==> flow/design.v <==
module encode_fsm(input logic [247:0] data, input logic clk_out, reset, start, output logic [61:0] coded_kmer, output logic coded_ready);
    always_ff @(posedge clk_out) begin
        if(reset==0) begin
            coded_ready<=0;
        end
        else if(start) begin  
            coded_kmer[ 0 ]<=data[ 1 ]^data[ 2 ];
            coded_kmer[ 2 ]<=data[ 9 ]^data[ 10 ];
            coded_kmer[ 4 ]<=data[ 17 ]^data[ 18 ];
            coded_kmer[ 6 ]<=data[ 25 ]^data[ 26 ];
            coded_kmer[ 8 ]<=data[ 33 ]^data[ 34 ];
            coded_kmer[ 10 ]<=data[ 41 ]^data[ 42 ];
            coded_kmer[ 12 ]<=data[ 49 ]^data[ 50 ];
            coded_kmer[ 14 ]<=data[ 57 ]^data[ 58 ];
            coded_kmer[ 16 ]<=data[ 65 ]^data[ 66 ];
            coded_kmer[ 18 ]<=data[ 73 ]^data[ 74 ];
            coded_kmer[ 20 ]<=data[ 81 ]^data[ 82 ];
            coded_kmer[ 22 ]<=data[ 89 ]^data[ 90 ];
            coded_kmer[ 24 ]<=data[ 97 ]^data[ 98 ];
            coded_kmer[ 26 ]<=data[ 105 ]^data[ 106 ];
            coded_kmer[ 28 ]<=data[ 113 ]^data[ 114 ];
            coded_kmer[ 30 ]<=data[ 121 ]^data[ 122 ];
            coded_kmer[ 32 ]<=data[ 129 ]^data[ 130 ];
            coded_kmer[ 34 ]<=data[ 137 ]^data[ 138 ];
            coded_kmer[ 36 ]<=data[ 145 ]^data[ 146 ];
            coded_kmer[ 38 ]<=data[ 153 ]^data[ 154 ];
            coded_kmer[ 40 ]<=data[ 161 ]^data[ 162 ];
            coded_kmer[ 42 ]<=data[ 169 ]^data[ 170 ];
            coded_kmer[ 44 ]<=data[ 177 ]^data[ 178 ];
            coded_kmer[ 46 ]<=data[ 185 ]^data[ 186 ];
            coded_kmer[ 48 ]<=data[ 193 ]^data[ 194 ];
            coded_kmer[ 50 ]<=data[ 201 ]^data[ 202 ];
            coded_kmer[ 52 ]<=data[ 209 ]^data[ 210 ];
            coded_kmer[ 54 ]<=data[ 217 ]^data[ 218 ];
            coded_kmer[ 56 ]<=data[ 225 ]^data[ 226 ];
            coded_kmer[ 58 ]<=data[ 233 ]^data[ 234 ];
            coded_kmer[ 60 ]<=data[ 241 ]^data[ 242 ];
            coded_kmer[ 1 ]<=data[ 2 ];
            coded_kmer[ 3 ]<=data[ 10 ];
            coded_kmer[ 5 ]<=data[ 18 ];
            coded_kmer[ 7 ]<=data[ 26 ];
            coded_kmer[ 9 ]<=data[ 34 ];
            coded_kmer[ 11 ]<=data[ 42 ];
            coded_kmer[ 13 ]<=data[ 50 ];
            coded_kmer[ 15 ]<=data[ 58 ];
            coded_kmer[ 17 ]<=data[ 66 ];
            coded_kmer[ 19 ]<=data[ 74 ];
            coded_kmer[ 21 ]<=data[ 82 ];
            coded_kmer[ 23 ]<=data[ 90 ];
            coded_kmer[ 25 ]<=data[ 98 ];
            coded_kmer[ 27 ]<=data[ 106 ];
            coded_kmer[ 29 ]<=data[ 114 ];
            coded_kmer[ 31 ]<=data[ 122 ];
            coded_kmer[ 33 ]<=data[ 130 ];
            coded_kmer[ 35 ]<=data[ 138 ];
            coded_kmer[ 37 ]<=data[ 146 ];
            coded_kmer[ 39 ]<=data[ 154 ];
            coded_kmer[ 41 ]<=data[ 162 ];
            coded_kmer[ 43 ]<=data[ 170 ];
            coded_kmer[ 45 ]<=data[ 178 ];
            coded_kmer[ 47 ]<=data[ 186 ];
            coded_kmer[ 49 ]<=data[ 194 ];
            coded_kmer[ 51 ]<=data[ 202 ];
            coded_kmer[ 53 ]<=data[ 210 ];
            coded_kmer[ 55 ]<=data[ 218 ];
            coded_kmer[ 57 ]<=data[ 226 ];
            coded_kmer[ 59 ]<=data[ 234 ];
            coded_kmer[ 61 ]<=data[ 242 ];
            coded_ready<=1;
        end
        else if(coded_ready) begin  
            coded_ready<=0;      
        end
    end
endmodule
module canonic_fsm(input logic clk_out, reset, coded_ready, input logic [61:0]coded_kmer, 
					  output logic [61:0]k_canon, output logic canon_ready);  
	logic [61:0]k;    
	logic state;  
	always_ff @(posedge clk_out) begin
		if(reset==0) begin
			state<=0;
		end
		else if(coded_ready) begin
			state<=1;
		end
		else if(canon_ready) begin
			state<=0;	
		end	
	end
    always_comb begin
        begin
			k[ 1 : 0 ]=~coded_kmer[ 61 : 60 ];
			k[ 3 : 2 ]=~coded_kmer[ 59 : 58 ];
			k[ 5 : 4 ]=~coded_kmer[ 57 : 56 ];
			k[ 7 : 6 ]=~coded_kmer[ 55 : 54 ];
			k[ 9 : 8 ]=~coded_kmer[ 53 : 52 ];
			k[ 11 : 10 ]=~coded_kmer[ 51 : 50 ];
			k[ 13 : 12 ]=~coded_kmer[ 49 : 48 ];
			k[ 15 : 14 ]=~coded_kmer[ 47 : 46 ];
			k[ 17 : 16 ]=~coded_kmer[ 45 : 44 ];
			k[ 19 : 18 ]=~coded_kmer[ 43 : 42 ];
			k[ 21 : 20 ]=~coded_kmer[ 41 : 40 ];
			k[ 23 : 22 ]=~coded_kmer[ 39 : 38 ];
			k[ 25 : 24 ]=~coded_kmer[ 37 : 36 ];
			k[ 27 : 26 ]=~coded_kmer[ 35 : 34 ];
			k[ 29 : 28 ]=~coded_kmer[ 33 : 32 ];
			k[ 31 : 30 ]=~coded_kmer[ 31 : 30 ];
			k[ 33 : 32 ]=~coded_kmer[ 29 : 28 ];
			k[ 35 : 34 ]=~coded_kmer[ 27 : 26 ];
			k[ 37 : 36 ]=~coded_kmer[ 25 : 24 ];
			k[ 39 : 38 ]=~coded_kmer[ 23 : 22 ];
			k[ 41 : 40 ]=~coded_kmer[ 21 : 20 ];
			k[ 43 : 42 ]=~coded_kmer[ 19 : 18 ];
			k[ 45 : 44 ]=~coded_kmer[ 17 : 16 ];
			k[ 47 : 46 ]=~coded_kmer[ 15 : 14 ];
			k[ 49 : 48 ]=~coded_kmer[ 13 : 12 ];
			k[ 51 : 50 ]=~coded_kmer[ 11 : 10 ];
			k[ 53 : 52 ]=~coded_kmer[ 9 : 8 ];
			k[ 55 : 54 ]=~coded_kmer[ 7 : 6 ];
			k[ 57 : 56 ]=~coded_kmer[ 5 : 4 ];
			k[ 59 : 58 ]=~coded_kmer[ 3 : 2 ];
			k[ 61 : 60 ]=~coded_kmer[ 1 : 0 ];
			if(k<coded_kmer) begin
				k_canon=k;
			end
			else begin
				k_canon=coded_kmer;  
			end
		end
		canon_ready=state;
    end                                                     
endmodule
module k_canon_to_hash_result_velocidad_3pasos(input logic clk_out, reset, canon_ready, input logic [61:0]k_canon,  
							  output logic [63:0] hash_result, output logic hash_ready);
    logic [63:0] k0, k1, k2, k3, k4, k5, k6;
	logic [8:0] state, nextstate;  
	logic [31:0] x0, x1, x2, x3, x4, x5,x6, x7, x8, x9, 
	             x0_, x1_, x2_, x3_, x4_, x5_,x6_, x7_, x8_, x9_;
	logic [18:0] y0, y1, y2, w0, w1, w2, n0, 
				 y0_, y1_, y2_, w0_, w1_, w2_, n0_;
	always_ff @(posedge clk_out) begin
		if(reset==0) begin
			state<=0;
			hash_ready<=0;
		end
		else if(canon_ready) begin
			state<=1;
		end  
		else if(state==0) begin
			hash_ready<=0;  
		end	 
		else if(state==1) begin
			state<=2;
		end  
		else if(state==2) begin
			state<=3;
		end  
		else if(state==3) begin
			state<=4;
		end  
		else if(state==4) begin
			state<=5;
		end  
		else if(state==5) begin
			state<=6;
		end  
		else if(state==6) begin
			state<=7;
		end  
		else if(state==7) begin
			state<=8;		
		end  
		else if(state==8) begin
			state<=9;
		end  
		else if(state==9) begin
			state<=10;
		end  
		else if(state==10) begin
			state<=11;
		end  
		else if(state==11) begin
			state<=12;
		end  
		else if(state==12) begin
			state<=13;
		end  
		else if(state==13) begin
			state<=14;
		end  
		else if(state==14) begin
			state<=0;
			hash_ready<=1;
		end  
	end  
	always_ff @(posedge clk_out) begin
	case(state)
		1: k0 <= k_canon>>33;
		2: k1 <= k0^k_canon;
		3: begin
			x0<=k1[15:0]*'b1000110011001101;
			x1<=k1[31:16]*'b1000110011001101;
			x2<=k1[15:0]*'b1110110101010101;
			x3<=k1[15:0]*'b1010111111010111;
			x4<=k1[31:16]*'b1110110101010101;
			x5<=k1[47:32]*'b1000110011001101;
			x6<=k1[15:0]*'b1111111101010001;
			x7<=k1[31:16]*'b1010111111010111;
			x8<=k1[47:32]*'b1110110101010101;
			x9<=k1[63:48]*'b1000110011001101;
		end
		4: begin
			y0<= x3[31:16]  + x4[31:16]  + x5[31:16];
			y1<= x6[15:0] + x7[15:0] + x8[15:0];
			w0<= x1[31:16] + x2[31:16] + x3[15:0];
			w1<= x4[15:0] + x5[15:0];
			n0<= x0[31:16] + x2[15:0] + x1[15:0];
			k2[15:0]<= x0[15:0];
		end
		5: begin
			y2<= y0 + y1 + x9[15:0];
			w2<= w0 + w1 + n0[17:16];
			k2[31:16]<=n0;
		end
		6: begin
			k2[63:48]<= y2 + w2[18:16];
			k2[47:32]<= w2;		
		end
		7: k3 <= k2>>33;
		8: k4 <= k3^k2;
		9: begin
			x0_<=k4[15:0]*'b1110110001010011;
			x1_<=k4[31:16]*'b1110110001010011;
			x2_<=k4[15:0]*'b0001101010000101;
			x3_<=k4[15:0]*'b1011100111111110;
			x4_<=k4[31:16]*'b0001101010000101;
			x5_<=k4[47:32]*'b1110110001010011;
			x6_<=k4[15:0]*'b1100010011001110;
			x7_<=k4[31:16]*'b1011100111111110;
			x8_<=k4[47:32]*'b0001101010000101;
			x9_<=k4[63:48]*'b1110110001010011;
		end
		10: begin
            y0_<= x3_[31:16]  + x4_[31:16]  + x5_[31:16];
			y1_<= x6_[15:0] + x7_[15:0] + x8_[15:0];
			w0_<= x1_[31:16] + x2_[31:16] + x3_[15:0];
			w1_<= x4_[15:0] + x5_[15:0];
			n0_<= x0_[31:16] + x2_[15:0] + x1_[15:0];
			k5[15:0]<= x0_[15:0];
		end
		11: begin
			y2_<= y0_ + y1_ + x9_[15:0];
			w2_<= w0_ + w1_ + n0_[17:16];
			k5[31:16]<=n0_;
        end
		12: begin
			k5[63:48]<= y2_ + w2_[18:16];
			k5[47:32]<= w2_;
		end
		13: k6 <= k5>>33;
		14: hash_result <= k6^k5;
	endcase
	end
endmodule: k_canon_to_hash_result_velocidad_3pasos
module ldz_position(input logic reset, clk_out, hash_ready, input logic [63:0]hash_result, input logic start,  
output logic [5:0]ldz, output logic ldz_ready, output logic [31:0] sum_ldz);
	logic state;  
	logic [63:0]Ms;
    logic [31:0] bits32;
    logic [15:0] bits16;
    logic [8:0] bits8;
    logic [3:0] bits4;
    logic [1:0] bits2; 
    logic bits[31:0];
	always_ff @(posedge clk_out) begin
	    if(reset==0) begin
            ldz_ready<= 0;
            sum_ldz<=0;
            state<=0;
        end
        else begin
		if(hash_ready) begin
			state<=1;
		end
		else begin
			state<=0;	
		end	
        if(state) begin
            ldz_ready<=1;
            sum_ldz<=sum_ldz+ldz;
        end
        else begin
            ldz_ready<=0;
        end
        end
	end 
    always_comb begin
        begin
			Ms[13:0]=14'b10000000000000;
			Ms[63:14]=hash_result[63:14];
			ldz[5]=(Ms[63:32]==0);  
			if(ldz[5])
				bits32= Ms[31:0];
			else
				bits32[31:0]= Ms[63:32];  
			ldz[4]= (bits32[31:16]==0);  
			 if(ldz[4])
				bits16=bits32[15:0]; 
			 else             
				bits16=bits32[31:16];  
			 ldz[3]=(bits16[15:8]==0);  
			 if(ldz[3])
				bits8=bits16[7:0];
			 else
				bits8=bits16[15:8];
			 ldz[2]=(bits8[7:4]==0);
			 if(ldz[2])
				bits4=bits8[3:0];  
			 else
				bits4=bits8[7:4];
			 ldz[1]=(bits4[3:2]==0); 
			 if(ldz[1])
				bits2=bits4[1:0];            
			 else
				bits2=bits4[3:2];			 
			 ldz[0]=(bits2[1]==0); 
		end
    end
endmodule: ldz_position
module kmer_hash_top(
    input  logic        clk_out,
    input  logic        reset,         
    input  logic        in_valid,
    input  logic [7:0]  in_char,
    output logic        in_ready,
    output logic        out_valid,
    output logic [63:0] out_hash,
    output logic [5:0]  out_ldz,
    output logic [31:0] out_sum
);
    logic [247:0] data;
    logic [4:0]   count;
    logic         busy;
    logic         start;
    logic [61:0]  coded_kmer;  logic coded_ready;
    logic [61:0]  k_canon;     logic canon_ready;
    logic [63:0]  hash_result; logic hash_ready;
    logic [5:0]   ldz;         logic ldz_ready;
    logic [31:0]  sum_ldz;
    assign in_ready = ~busy;
    always_ff @(posedge clk_out) begin
        if(reset==0) begin
            data<=0;
            count<=0;
            busy<=0;
            start<=0;
        end
        else begin
            start<=0;
            if(in_valid && !busy) begin
                if(in_char==8'b0) begin
                    data<=0;
                    count<=0;
                end
                else begin
                    data[247:8]<=data[239:0];
                    data[7:0]<=in_char;
                    if(count>=30) begin
                        count<=31;
                        start<=1;
                        busy<=1;
                    end
                    else begin
                        count<=count+1;
                    end
                end
            end
            else if(hash_ready) begin
                busy<=0;
            end
        end
    end
    encode_fsm f1(.data(data), .clk_out(clk_out), .reset(reset), .start(start),
                  .coded_kmer(coded_kmer), .coded_ready(coded_ready));
    canonic_fsm f2(.clk_out(clk_out), .reset(reset), .coded_ready(coded_ready),
                   .coded_kmer(coded_kmer), .k_canon(k_canon), .canon_ready(canon_ready));
    k_canon_to_hash_result_velocidad_3pasos f3(.clk_out(clk_out), .reset(reset),
                   .canon_ready(canon_ready), .k_canon(k_canon),
                   .hash_result(hash_result), .hash_ready(hash_ready));
    ldz_position f4(.reset(reset), .clk_out(clk_out), .hash_ready(hash_ready),
                    .hash_result(hash_result), .start(start),
                    .ldz(ldz), .ldz_ready(ldz_ready), .sum_ldz(sum_ldz));
    assign out_valid = ldz_ready;
    assign out_hash  = hash_result;
    assign out_ldz   = ldz;
    assign out_sum   = sum_ldz;
endmodule
# Tool chain data of kmer_hash_top
# Tool output for the design above, in the order of the flow.
# Lines are those of the file above, counted from 1.
# Operators carry their Yosys type and port widths (W data, S select, Z words).
# Cell names lack the library's common part.
# A cell with -- has no value.
# design
design	kmer_hash_top
clock_port	clk_out
cell_library	sky130hd
corner	tt_025C_1v80

# Word-level counts
# Yosys after proc, flatten, opt, wreduce and memory -nomap, before mapping. Memory bits, and registers merged into a memory's read port (data or address), are not among the register bits. Print and check cells are not counted. Equal cells are merged and count once.
# op_classes
bitwise	71
reduce_and_logical	20
compare	2
mul	20
add_sub_neg	30
n_mux	50
eq_ne	30
# ops
cell	n
$mul A16 B16 Y32 const B	9
$mul A16 B13 Y29 const B	2
$mul A16 B16 Y16 const B	2
$mul A16 B15 Y15 const B	2
$mul A16 B15 Y31 const B	1
$mul A16 B14 Y16 const B	2
$mux W235	1
$mul A16 B13 Y16 const B	1
$add A16 B16 Y16	12
$mul A16 B9 Y16 const B	1
$xor A31 B64 Y64	2
$mux W9	14
$add A16 B16 Y17	6
$eq A9 B4 Y1 const B	7
$not A2 Y2	31
$xor A29 B62 Y62	1
$lt A62 B62 Y1	1
$mux W62	1
$add A19 B16 Y19	2
$add A19 B19 Y19	2
$add A19 B2 Y19	2
$add A17 B16 Y18	2
$eq A9 B3 Y1 const B	4
$add A16 B3 Y16	2
$add A32 B6 Y32	1
$logic_not A32 Y1	1
$mux W32	1
$xor A1 B1 Y1	31
# Other operator kinds: 28; their cells: 79.
# word_totals
in_bits	11
register_bits	1524
out_inout_bits	104
elab_cells	346

# Logic depth
# Depth = most cells in a row (Yosys ltp): at word level without a register or memory, in the mapped netlist without a sequential cell, where the memories' decode and read muxes count.
# logic_depth
ltp_word	17
abc_area	0
mapped_depth	24
mapped_depth_nobuf	23

# Mapped cells and area
# Yosys stat after the flow's synthesis: flattened, memories mapped to cells. It holds for the ABC_AREA given above (unset counts as 0); a run with the other value may have another netlist.
# mapped
seq_area_um2	38186.6
cell_count	10871
buffers	54
yosys_area_um2	123357.1
ff_cells	1312
# types
cell_type	n	type_area_um2
edfxtp_1	1191	3.58E+04
fa_1	1314	2.63E+04
ha_1	2072	2.59E+04
inv_1	2427	9.11E+03
xnor2_1	597	5.23E+03
dfxtp_1	121	2.42E+03
a21oi_1	443	2.22E+03
xor2_1	251	2.2E+03
o21ai_0	285	1.43E+03
nor2_1	371	1.39E+03
nand2_1	311	1167.37
a21o_1	147	1.1E+03
nand3_1	171	855.821
nor3_1	154	770.739
o21bai_1	82	615.59
o21a_1	75	563.04
a211oi_1	57	427.91
mux2i_1	40	400.384
# Other cell types: 63; their cells: 762.
# The figures by module come from a second, unflattened synthesis with its own total; it is not the netlist above.
# hier_totals
cells_unflattened	11741
hier_area_um2	132445.8
# Rows give one instance, submodules left out.
# modules
module	area_um2	mod_seq_area_um2	instances	cells
k_canon_to_hash_result_velocidad_3pasos	115284.3	34222.8	1	9986
kmer_hash_top	10983.0	5104.9	1	1172
ldz_position	2358.5	680.7	1	279
encode_fsm	2165.8	1881.8	1	96
canonic_fsm	1654.1	20.0	1	208

# Path before layout
# OpenSTA on the mapped netlist: ideal clock, no wires. The path of least setup slack (recovery checks aside). Input and output delay are each 20% of the period. Register names are those of the netlist, which keeps one name where synthesis merged equal registers.
# synth_timing
path_type	reg-to-reg
start	register f3.k1[5]
end	register f3.x3[31]
driving_pins	24
setup_ns	0.277
path_delay_ns	6.474
t_first_pin_ns	0.000
arrival_ns	6.197
n_path_buf	0
setup_slack_ns	1.025
tclk_ns	7.5
required_ns	7.223
synth_period_reached_ns	6.475
# "path_delay_ns" is the arrival time less input delay plus setup time.
# "driving_pins": output pins that drive a net of the path, with the launching flip-flop's if there is one; two outputs of one cell count as two.
# "synth_period_reached_ns" = period - worst setup slack (recovery checks aside). The figure is calculated, with input and output delays left at 20% of the set period.
# The rows between start and end are the longest chain of elaborated cells between them; the timing report does not say that the signal goes this way. Where chains are equally long, one stands for them.
# A line is the first line of the expression or statement that the cell stems from. Yosys adds cells for indexed reads and writes and turns some case tables into memories.
# synth_between
cell_sequence	edfxtp_1 > inv_1 > ha_1 > fa_1 > inv_1 > fa_1 > inv_1 > fa_1 > inv_1 > fa_1 > inv_1 > fa_1 > inv_1 > ha_1 > or3_1 > or3_1 > nor3_1 > o31ai_1 > a31oi_1 > a21o_1 > o31a_1 > o21ai_1 > o311ai_0 > o211ai_1
elab_chain_cells	1
cells_between	1
lines_between	1
cone_classes	1 x mul
# synth_rtl
element	line	rtl
start, declared	136	logic [63:0] k0, k1, k2, k3, k4, k5, k6;
start, assigned	200	2: k1 <= k0^k_canon;
$mul A16 B16 Y32	205	x3<=k1[15:0]*'b1010111111010111;
end, assigned	205
end, declared	138	logic [31:0] x0, x1, x2, x3, x4, x5,x6, x7, x8, x9,

# Worst path after layout
# From the final timing report of flow run A: the path of least setup slack in the routed layout; clock arrival at registers is part of the times.
# layout_timing
path_type	reg-to-reg
start	register f3.k1[9]
end	register f3.x3[31]
required_ns	6.66
tclk_ns	5.96
n_path_buf	2
t_first_pin_ns	0.86
arrival_ns	6.90
setup_ns	0.16
setup_slack_ns	-0.24
driving_pins	26
# The rows between start and end are the longest chain of elaborated cells between them; the timing report does not say that the signal goes this way. Where chains are equally long, one stands for them.
# layout_between
cell_sequence	edfxtp_1 > buf_6 > ha_4 > inv_4 > fa_1 > inv_2 > fa_1 > inv_1 > fa_1 > inv_1 > fa_1 > inv_1 > fa_1 > inv_1 > ha_2 > or3_4 > buf_4 > or3_1 > o21ai_4 > o31ai_4 > a31oi_2 > a21o_1 > o31a_1 > o21ai_2 > o31a_1 > o211ai_1
elab_chain_cells	1
cells_between	1
lines_between	1
cone_classes	1 x mul
# layout_rtl
element	line	rtl
start, declared	136	logic [63:0] k0, k1, k2, k3, k4, k5, k6;
start, assigned	200	2: k1 <= k0^k_canon;
$mul A16 B16 Y32	205	x3<=k1[15:0]*'b1010111111010111;
end, assigned	205
end, declared	138	logic [31:0] x0, x1, x2, x3, x4, x5,x6, x7, x8, x9,

# Module kmer_hash_top, platform sky130hd: 5 stored runs of the flow (Yosys, OpenROAD) with differing settings, in no particular order. Input and output delays are each 20% of the period that was set; the output load is 0.01 pF.
# "clock_period_reached_ns" means the clock period less the worst setup slack. The figure is calculated, with input and output delays left at 20% of the set period.
# "timing.worst_path_ns" = time allowed to the worst setup path (clock period - input delay - output delay, where it has them) - its slack; a late launch clock adds to it, a late capture clock takes from it.
# "total_power_uw" is the tool's figure for a default switching activity; nothing was simulated.
# Among the settings, -- means not set for that run.
stored run	CAP_MARGIN	CELL_PAD_IN_SITES_DETAIL_PLACEMENT	CELL_PAD_IN_SITES_GLOBAL_PLACEMENT	CORE_MARGIN	CORE_UTILIZATION	CTS_CLUSTER_DIAMETER	GPL_ROUTABILITY_DRIVEN	HOLD_SLACK_MARGIN	MAX_ROUTING_LAYER	PLACE_DENSITY	SLEW_MARGIN	period_ns	CORE_ASPECT_RATIO	CTS_CLUSTER_SIZE	MIN_ROUTING_LAYER	PLACE_DENSITY_LB_ADDON	SETUP_SLACK_MARGIN	TNS_END_PERCENT	GPL_TIMING_DRIVEN	total_power_uw	setup_worst_slack_ns	util_pct	yosys.chip_area_um2	hold_ws_ns	final_setup_tns_ns	clock_period_reached_ns	final_stdcell_area_um2	die_footprint_um2	timing.worst_path_ns	critical_path_kind
flow run A	15	2	3	10	21	122	1	0.12	met4	0.82	25	5.96	--	--	--	--	--	--	--	20044	-0.238	25.4	123357.1	0.401	-1.913	6.198	148859.0	618472.0	6.20	reg-to-reg
flow run B	20	0	2	4	44	--	0	0.21	--	--	15	7.5	1.23	48	met2	0.23	0.17	50	--	15912	0.517	48.5	123357.1	0.404	0.000	6.983	135362.0	288937.0	6.98	reg-to-reg
flow run C	20	--	0	2	34	299	--	--	--	--	25	7.38	1.21	--	met1	0.05	0.28	--	1	16602	0.609	38.0	123357.1	0.365	0.000	6.771	137443.0	367669.0	6.77	reg-to-reg
flow run D	20	0	2	4	44	--	0	--	--	--	10	7.5	--	48	met2	0.23	0.17	50	--	16169	0.392	48.5	123357.1	0.369	0.000	7.108	135315.0	288890.0	7.11	reg-to-reg
flow run E	15	2	3	2	48	226	1	0.1	met4	0.82	25	5.96	--	--	--	--	--	--	--	21101	-0.936	57.2	123357.1	0.409	-38.431	6.896	146470.0	261065.0	6.90	reg-to-reg
